==> flow/design.v <==
module ALU #(parameter w = 8) (
    clk, rst, CE, IN_valid, MODE, CMD, OPA, OPB, Cin,
    ERR, RES, OF, COUT, G, L, E);
    input clk;
    input rst;
    input CE;
    input [1:0] IN_valid;
    input MODE;
    input [3:0] CMD;
    input [w-1:0] OPA;
    input [w-1:0] OPB;
    input Cin;
    output reg ERR;
    output reg OF;
    output reg COUT;
    output reg G;
    output reg L;
    output reg E;
    output reg [2*w:0] RES;
reg [1:0] IN_valid_t;
reg [3:0] CMD_t;
reg MODE_t, Cin_t;
reg [w-1:0] OPA_t, OPB_t;
reg ERR_t, OF_t, COUT_t, G_t, L_t, E_t;
reg [2*w:0] RES_t, RES_m;
reg signed [w-1:0] sOPA, sOPB;
reg signed [2*w:0] sRES;
reg [$clog2(w)-1:0] shift_amount;
always @(posedge clk or posedge rst) begin  
    if(rst) begin
        OPA_t <= 0;
        OPB_t <= 0;
        Cin_t <= 0;
        IN_valid_t <= 0;
        MODE_t <= 0;
        CMD_t <= 0; end
     else if(CE) begin
        OPA_t <= OPA;
        OPB_t <= OPB;
        Cin_t <= Cin;
        IN_valid_t <= IN_valid;
        MODE_t <= MODE;
        CMD_t <= CMD; end   
end
always @(*) begin
    ERR_t = 0;    
    sOPA = 0;
    sOPB = 0;
    sRES = 0;
    shift_amount = 0;
    OF_t = 0;
    COUT_t = 0;
    G_t = 0;
    L_t = 0;
    E_t = 0;
    RES_t = 0;
    if(MODE_t) begin
        case(CMD_t)
            4'b0000: begin 
                        if(IN_valid_t == 2'b11) begin
                            RES_t = OPA_t + OPB_t;
                            COUT_t = RES_t[w]; end
                        else ERR_t = 1; end
            4'b0001: begin 
                        if(IN_valid_t == 2'b11) begin
                            RES_t = OPA_t - OPB_t;
                            OF_t = (OPA_t < OPB_t) ? 1 : 0; end
                        else ERR_t = 1; end
            4'b0010: begin 
                        if(IN_valid_t == 2'b11) begin
                            RES_t = OPA_t + OPB_t + Cin_t;
                            COUT_t = RES_t[w]; end
                        else ERR_t = 1; end
            4'b0011: begin 
                        if(IN_valid_t == 2'b11) begin
                            RES_t = OPA_t - OPB_t - Cin_t;
                            OF_t = (OPA_t < (OPB_t + Cin_t)); end
                        else ERR_t = 1; end
            4'b0100: begin 
                        if(IN_valid_t[0] == 1'b1) begin
                            RES_t = OPA_t + 1'b1;
                            COUT_t = RES_t[w]; end
                        else ERR_t = 1; end
            4'b0101: begin 
                        if(IN_valid_t[0] == 1'b1) begin
                            RES_t = OPA_t - 1'b1;
                            OF_t = RES_t[w]; end
                        else ERR_t = 1; end
            4'b0110: begin 
                        if(IN_valid_t[1] == 1'b1) begin
                            RES_t = OPB_t + 1'b1;
                            COUT_t = RES_t[w]; end
                        else ERR_t = 1; end
            4'b0111: begin 
                        if(IN_valid_t[1] == 1'b1) begin
                            RES_t = OPB_t - 1'b1;
                            OF_t = RES_t[w]; end
                        else ERR_t = 1; end
            4'b1000: begin 
                        if(IN_valid_t == 2'b11) begin
                            E_t = (OPA_t == OPB_t) ? 1 : 0;
                            L_t = (OPA_t < OPB_t) ? 1 : 0;
                            G_t = (OPA_t > OPB_t) ? 1 : 0; end
                        else ERR_t = 1; end
            4'b1001: begin 
                        if(IN_valid_t == 2'b11) begin
                            RES_t = (OPA_t + 1) * (OPB_t + 1); end
                        else ERR_t = 1; end
            4'b1010: begin 
                        if(IN_valid_t == 2'b11) begin
                            RES_t = (OPA_t << 1) * OPB_t; end
                        else ERR_t = 1; end
            4'b1011: begin
                        if(IN_valid_t == 2'b11) begin
                            sOPA = $signed(OPA_t);
                            sOPB = $signed(OPB_t);
                            sRES = sOPA + sOPB;
                            RES_t = sRES;
                            OF_t = ((sOPA[w-1] == sOPB[w-1]) && (sRES[w-1] != sOPA[w-1]));
                            E_t = (sOPA == sOPB) ? 1 : 0;
                            L_t = (sOPA < sOPB) ? 1 : 0;
                            G_t = (sOPA > sOPB) ? 1 : 0; end
                        else ERR_t = 1; end
            4'b1100: begin
                        if(IN_valid_t == 2'b11) begin
                            sOPA = $signed(OPA_t);
                            sOPB = $signed(OPB_t);
                            sRES = sOPA - sOPB;
                            RES_t = sRES;
                            OF_t = ((sOPA[w-1] != sOPB[w-1]) && (sRES[w-1] != sOPA[w-1]));
                            E_t = (sOPA == sOPB) ? 1 : 0;
                            L_t = (sOPA < sOPB) ? 1 : 0;
                            G_t = (sOPA > sOPB) ? 1 : 0; end
                        else ERR_t = 1; end
            default: begin
                        RES_t = 0;
                        COUT_t = 1'b0;
                        OF_t = 1'b0;
                        G_t = 1'b0;
                        E_t = 1'b0;
                        L_t = 1'b0;
                        ERR_t = 1'b1; end
             endcase
             end
    else begin 
        case(CMD_t)
          4'b0000: begin
                      if(IN_valid_t == 2'b11) begin
                          RES_t = OPA_t & OPB_t; end
                      else ERR_t = 1; end
          4'b0001: begin
                      if(IN_valid_t == 2'b11) begin
                          RES_t = ~(OPA_t & OPB_t);
                          RES_t[2*w-1 : 8] = 0; end
                      else ERR_t = 1; end
          4'b0010: begin
                      if(IN_valid_t == 2'b11) begin
                          RES_t = OPA_t | OPB_t; end
                      else ERR_t = 1; end
          4'b0011: begin
                      if(IN_valid_t == 2'b11) begin
                          RES_t = ~(OPA_t | OPB_t);
                          RES_t[2*w-1 : 8] = 0; end
                      else ERR_t = 1; end
          4'b0100: begin
                      if(IN_valid_t == 2'b11) begin
                          RES_t = OPA_t ^ OPB_t; end
                      else ERR_t = 1; end
          4'b0101: begin
                      if(IN_valid_t == 2'b11) begin
                          RES_t = ~(OPA_t ^ OPB_t);
                          RES_t[2*w-1 : 8] = 0; end
                      else ERR_t = 1; end
          4'b0110: begin
                      if(IN_valid_t[0] == 1'b1) begin
                          RES_t = ~OPA_t;
                          RES_t[2*w-1 : 8] = 0; end
                      else ERR_t = 1; end
          4'b0111: begin
                      if(IN_valid_t[1] == 1'b1) begin
                          RES_t = ~OPB_t;
                          RES_t[2*w-1 : 8] = 0; end
                      else ERR_t = 1; end
          4'b1000: begin
                      if(IN_valid_t[0] == 1'b1) begin
                          RES_t = OPA_t >> 1; end
                      else ERR_t = 1; end
          4'b1001: begin
                      if(IN_valid_t[0] == 1'b1) begin
                          RES_t = OPA_t << 1; end
                      else ERR_t = 1; end
          4'b1010: begin
                      if(IN_valid_t[1] == 1'b1) begin
                          RES_t = OPB_t >> 1; end
                      else ERR_t = 1; end
          4'b1011: begin
                      if(IN_valid_t[1] == 1'b1) begin
                          RES_t = OPB_t << 1; end
                      else ERR_t = 1; end
          4'b1100: begin 
                      if(IN_valid_t == 2'b11) begin
                          if( |(OPB_t[(w-1) : ($clog2(w)+1)]))
                               ERR_t = 1;
                          else begin
                               shift_amount = OPB_t[$clog2(w)-1:0];
                               RES_t = {1'b0, ((OPA_t << shift_amount) | OPA_t >> (w - shift_amount))}; end end
                      else  ERR_t = 1; end
          4'b1101: begin 
                      if(IN_valid_t == 2'b11) begin
                          if( |(OPB_t[(w-1) : ($clog2(w)+1)]))
                               ERR_t = 1;
                          else begin
                               shift_amount = OPB_t[$clog2(w)-1:0];
                               RES_t = {1'b0, ((OPA_t >> shift_amount) | OPA_t << (w - shift_amount))}; end end
                      else  ERR_t = 1; end
          default: begin
                        RES_t = 0;
                        ERR_t = 1'b1; end
             endcase
             end
end
always @(posedge clk or posedge rst) begin
    if (rst) begin
        RES  <= 0;
        COUT <= 0;
        OF   <= 0;
        G    <= 0;
        L    <= 0;
        E    <= 0;
        ERR  <= 0;
        RES_m <= 0;
    end 
    else if (CE) begin
        if ((CMD_t == 4'b1001 || CMD_t == 4'b1010) && MODE_t == 1) begin
            RES_m <= RES_t;
            RES <= RES_m;
        end
        else
            RES <= RES_t;
            COUT <= COUT_t;
            OF   <= OF_t;
            G    <= G_t;
            L    <= L_t;
            E    <= E_t;
            ERR  <= ERR_t;
  end
end
endmodule
# Step by step through the tools: ALU
# The steps from the RTL of ALU to its reports follow in flow order.
# Line numbers count from 1 in the design file above.
# Cell names lack the library's common part.
design:
  top: "ALU"
  clk_port: "clk"
  lib: "sky130hd"
  corner: "tt_025C_1v80"

# Word-level counts
# Counts by Yosys on the flattened word-level netlist (proc, flatten, opt, wreduce; memories kept). Register bits leave out memories and registers merged into their read ports (data or address); mux counts leave out enables and synchronous resets folded into registers. Print and check cells are left out.
word_totals:
  reg_bits: 64
  input_bits: 27
  word_cells: 160
classes:
  add_sub_neg: 14
  n_mul: 2
  n_cmp: 5
  equal: 20
  n_shift: 4
  n_mux: 76
  logic: 10
  n_reduce_logical: 15
ops:
  columns: ["cell", "count"]
  rows:
  - ["17-bit case mux with 14-bit select", 1]
  - ["17-bit case mux with 12-bit select", 1]
  - ["17-bit two-way mux", 10]
  - ["9-bit by 9-bit multiplier with 17-bit output", 1]
  - ["8-bit by 8-bit multiplier with 16-bit output", 1]
  - ["8-bit two-way mux", 12]
  - ["8-bit inverter with 17-bit output", 5]
  - ["9-bit two-way mux", 5]
  - ["1-bit two-way mux", 37]
  - ["8-bit by 1-bit adder with 9-bit output with constant B", 4]
  - ["8-bit by 32-bit << shifter with 8-bit output", 1]
  - ["8-bit by 32-bit >> shifter with 8-bit output", 1]
  - ["4-bit == test with constant B", 6]
  - ["8-bit < comparator", 3]
  - ["8-bit bitwise OR", 3]
  - ["8-bit by 1-bit subtractor with 9-bit output with constant B", 2]
  - ["8-bit by 8-bit adder with 9-bit output", 2]
  - ["8-bit by 8-bit subtractor with 9-bit output", 2]
  - ["17-bit by 1-bit subtractor with 17-bit output", 1]
  - ["4-bit by 3-bit == test with 1-bit output with constant B", 4]
  - ["8-bit greater-than comparator", 2]
  - ["8-bit == test", 2]
  - ["7-bit two-way mux", 2]
  - ["9-bit by 1-bit adder with 10-bit output", 1]
  - ["10-bit two-way mux", 1]
  - ["9-bit OR reduction", 1]
  - ["2-bit OR reduction", 4]
  - ["4-bit by 2-bit == test with 1-bit output with constant B", 2]
# Not listed: further kinds 21, cells in them 29.

# Depth
# Yosys ltp: most cells in a row. Word level: on the elaborated netlist, between registers, memories and ports. Mapped: between sequential cells and ports; inverters and the memories' decode and read muxes count.
logic_depth:
  depth_word: 8
  abc_area: 0
  ltp_mapped: 24
  mapped_depth_nobuf: 21

# Mapped cells and area
# Source: synth_stat.txt of the flow (Yosys; design flattened, memories mapped). It holds for the ABC_AREA given above (unset counts as 0); a run with the other value may have another netlist.
# Totals and module areas in this step are rounded.
mapped:
  stdcells: 1517
  area_um2: 11700
  seq_area_um2: 1600
  ff_cells: 64
types:
  columns: ["cell_type", "count", "type_area_um2"]
  rows:
  - ["fa_1", 87, 1741.67]
  - ["dfrtp_1", 64, 1.6E+03]
  - ["ha_1", 116, 1.45E+03]
  - ["nor2_1", 169, 634.358]
  - ["xnor2_1", 66, 578.054]
  - ["nand2_1", 150, 563.04]
  - ["inv_1", 146, 548.026]
  - ["o21ai_0", 89, 445.427]
  - ["a21oi_1", 64, 320.307]
  - ["clkbuf_1", 66, 247.738]
  - ["a22oi_1", 30, 225.216]
  - ["nand3_1", 43, 215.206]
  - ["mux2i_1", 21, 210.202]
  - ["nor3_1", 37, 185.178]
  - ["nand2b_1", 29, 181.424]
  - ["o221ai_1", 16, 140.134]
  - ["xor2_1", 16, 140.134]
  - ["o22ai_1", 22, 137.632]
# Not listed: further types 64, cells in them 286.

# Worst setup path after synthesis
# OpenSTA on the mapped netlist: ideal clock, no wires. The path of least setup slack (recovery checks aside). Input and output delay are each 20% of the period. Register names are those of the netlist, which keeps one name where synthesis merged equal registers.
synth_path:
  path_kind: "reg2reg"
  from: "reg OPB_t[1]"
  to: "reg RES[16]"
  period_ns: 6.0
  setup_ns: 0.095
  launch_ns: 0.000
  t_arrival_ns: 6.283
  required_time_ns: 5.905
  slack_ns: -0.378
  delay_ns: 6.378
  driving_pins: 24
  n_path_buf: 4
  period_less_setup_slack_ns: 6.378
# "delay_ns" is the arrival time less input delay plus setup time.
# "driving_pins" counts driving pins, that of a launching flip-flop among them; a cell with two outputs on the path counts twice.
# "period_less_setup_slack_ns" = period - worst setup slack (recovery checks aside). The figure is calculated, with input and output delays left at 20% of the set period.
# The rows between start and end are the longest chain of elaborated cells between them; the timing report does not say that the signal goes this way. Where chains are equally long, one stands for them.
# A line is the first line of the expression or statement that the cell stems from. Yosys adds cells for indexed reads and writes and turns some case tables into memories.
# A register here has more assigning lines than the two given.
synth_via:
  path_cell_list: "dfrtp_1 -> clkbuf_1 -> clkinv_1 -> clkbuf_1 -> ha_1 -> clkbuf_1 -> buf_1 -> nand2_1 -> fa_1 -> inv_1 -> fa_1 -> fa_1 -> inv_1 -> fa_1 -> inv_1 -> ha_1 -> and3_1 -> a22o_1 -> o41ai_1 -> o21ai_0 -> and2_1 -> o21ai_0 -> a211oi_1 -> o31ai_1"
  elab_chain_len: 6
synth_lines:
  columns: ["element", "line_no", "text"]
  rows:
  - ["from (decl)", 23, "reg [w-1:0] OPA_t, OPB_t;"]
  - ["from (assign)", 32, "OPB_t <= 0;"]
  - ["from (assign)", 39, "OPB_t <= OPB;"]
  - ["8-bit by 1-bit adder with 9-bit output", 107, "RES_t = (OPA_t + 1) * (OPB_t + 1); end"]
  - ["9-bit by 9-bit multiplier with 17-bit output", 107, null]
  - ["17-bit two-way mux", 106, "if(IN_valid_t == 2'b11) begin"]
  - ["17-bit case mux with 12-bit select", 58, "case(CMD_t)"]
  - ["17-bit two-way mux", 57, "if(MODE_t) begin"]
  - ["17-bit two-way mux", 234, "if ((CMD_t == 4'b1001 || CMD_t == 4'b1010) && MODE_t == 1) begin"]
  - ["to (assign)", 236, "RES <= RES_m;"]
  - ["to (assign)", 239, "RES <= RES_t;"]
  - ["to (decl)", 19, "output reg [2*w:0] RES;"]

# Worst path after layout
# Path of least setup slack in the final report of run B (OpenROAD, finished layout, wires in). Where an end is a register, its clock arrival counts in the times.
layout_path:
  path_kind: "reg2reg"
  from: "reg OPB_t[0]"
  to: "reg RES[14]"
  period_ns: 6.0
  setup_ns: 0.11
  launch_ns: 0.35
  t_arrival_ns: 5.93
  required_time_ns: 6.23
  slack_ns: 0.30
  driving_pins: 21
  n_path_buf: 1
# The rows between start and end are the longest chain of elaborated cells between them; the timing report does not say that the signal goes this way. Where chains are equally long, one stands for them.
# A register here has more assigning lines than the two given.
layout_via:
  path_cell_list: "dfrtp_1 -> ha_1 -> nand3_1 -> xnor2_1 -> buf_4 -> nor2_1 -> fa_1 -> fa_1 -> fa_1 -> inv_1 -> fa_1 -> inv_1 -> ha_1 -> and3_1 -> a22o_1 -> nor2_1 -> xnor2_1 -> a22oi_1 -> o221ai_1 -> and2_1 -> a221o_1"
  elab_chain_len: 6
layout_lines:
  columns: ["element", "line_no", "text"]
  rows:
  - ["from (decl)", 23, "reg [w-1:0] OPA_t, OPB_t;"]
  - ["from (assign)", 32, "OPB_t <= 0;"]
  - ["from (assign)", 39, "OPB_t <= OPB;"]
  - ["8-bit by 1-bit adder with 9-bit output", 107, "RES_t = (OPA_t + 1) * (OPB_t + 1); end"]
  - ["9-bit by 9-bit multiplier with 17-bit output", 107, null]
  - ["17-bit two-way mux", 106, "if(IN_valid_t == 2'b11) begin"]
  - ["17-bit case mux with 12-bit select", 58, "case(CMD_t)"]
  - ["17-bit two-way mux", 57, "if(MODE_t) begin"]
  - ["17-bit two-way mux", 234, "if ((CMD_t == 4'b1001 || CMD_t == 4'b1010) && MODE_t == 1) begin"]
  - ["to (assign)", 236, "RES <= RES_m;"]
  - ["to (assign)", 239, "RES <= RES_t;"]
  - ["to (decl)", 19, "output reg [2*w:0] RES;"]

# Flow measurements of ALU on sky130hd: 6 stored runs with different settings, listed in no order. Input and output delays are each 20% of the period that was set; the output load is 0.01 pF.
# "achievedPeriod_ns" = clock period - worst setup slack. The figure is calculated, with input and output delays left at 20% of the set period.
# "worst_path_ns" is the time allowed to the run's worst setup path (the clock period less input and output delay, where it has them) less its slack. Clock arrival times count: a late capture clock shortens it, a late launch clock lengthens it.
# "total_power_mw": no workload was simulated; the value follows from the tool's default switching activity.
# Measured values are rounded.
runs:
  - name: "run A"
    settings:
      ABC_AREA: 0
      CELL_PAD_IN_SITES_DETAIL_PLACEMENT: 0
      CELL_PAD_IN_SITES_GLOBAL_PLACEMENT: 3
      CORE_MARGIN: 2
      CORE_UTILIZATION: 47
      MAX_ROUTING_LAYER: "met4"
      SETUP_SLACK_MARGIN: 2.0
      TNS_END_PERCENT: 10
      period_ns: 8.37
      CAP_MARGIN: 20
      SLEW_MARGIN: 20
    outcome: "incomplete, placement halted on GPL-0301"
  - name: "run B"
    settings:
      period_ns: 6.0
      CAP_MARGIN: 20
      CORE_MARGIN: 2
      CORE_UTILIZATION: 40
      SLEW_MARGIN: 20
    results:
      worst_path_ns: 5.70
      worst_setup_path_type: "reg2reg"
      total_power_mw: 4.00
      fin_ws_ns: 0.299
      finalCellArea_um2: 13400
      setupTns_ns: 0.000
      utilization_pct: 46.5
      final_die_area_um2: 30700
      achievedPeriod_ns: 5.701
      timing.hold.ws_ns: 0.480
      synthesis_area_um2: 11700
  - name: "run C"
    settings:
      ABC_AREA: 0
      CAP_MARGIN: 10
      CELL_PAD_IN_SITES_DETAIL_PLACEMENT: 1
      CORE_ASPECT_RATIO: 1.09
      CORE_MARGIN: 3
      CORE_UTILIZATION: 49
      CTS_CLUSTER_DIAMETER: 357
      CTS_CLUSTER_SIZE: 12
      GPL_TIMING_DRIVEN: 0
      MAX_ROUTING_LAYER: "met4"
      MIN_ROUTING_LAYER: "met2"
      PLACE_DENSITY_LB_ADDON: 0.01
      SETUP_SLACK_MARGIN: 1.29
      period_ns: 4.73
      SLEW_MARGIN: 20
    outcome: "incomplete, routing halted on GRT-0116"
  - name: "run D"
    settings:
      CAP_MARGIN: 25
      CELL_PAD_IN_SITES_DETAIL_PLACEMENT: 1
      CORE_UTILIZATION: 62
      CTS_CLUSTER_SIZE: 76
      GPL_TIMING_DRIVEN: 0
      PLACE_DENSITY_LB_ADDON: 0.01
      SETUP_SLACK_MARGIN: 0.4
      period_ns: 7.44
      CORE_MARGIN: 2
      SLEW_MARGIN: 20
    outcome: "incomplete, clock tree synthesis halted on DPL-0033"
  - name: "run E"
    settings:
      ABC_AREA: 1
      CAP_MARGIN: 20
      CELL_PAD_IN_SITES_DETAIL_PLACEMENT: 1
      CORE_UTILIZATION: 40
      CTS_CLUSTER_SIZE: 76
      GPL_TIMING_DRIVEN: 1
      PLACE_DENSITY: 0.81
      SETUP_SLACK_MARGIN: 0.4
      period_ns: 7.44
      CORE_MARGIN: 2
      SLEW_MARGIN: 20
    results:
      worst_path_ns: 6.23
      worst_setup_path_type: "reg2reg"
      total_power_mw: 2.98
      fin_ws_ns: 1.21
      finalCellArea_um2: 13400
      setupTns_ns: 0.000
      utilization_pct: 44.0
      final_die_area_um2: 32200
      achievedPeriod_ns: 6.229
      timing.hold.ws_ns: 0.495
      synthesis_area_um2: 12300
  - name: "run F"
    settings:
      CAP_MARGIN: 10
      CORE_UTILIZATION: 49
      CTS_CLUSTER_DIAMETER: 357
      HOLD_SLACK_MARGIN: 0.13
      MAX_ROUTING_LAYER: "met4"
      SETUP_SLACK_MARGIN: 1.29
      period_ns: 6.0
      CORE_MARGIN: 2
      SLEW_MARGIN: 20
    results:
      worst_path_ns: 5.23
      worst_setup_path_type: "reg2reg"
      total_power_mw: 4.31
      fin_ws_ns: 0.770
      finalCellArea_um2: 14300
      setupTns_ns: 0.000
      utilization_pct: 60.8
      final_die_area_um2: 25200
      achievedPeriod_ns: 5.230
      timing.hold.ws_ns: 0.472
      synthesis_area_um2: 11700
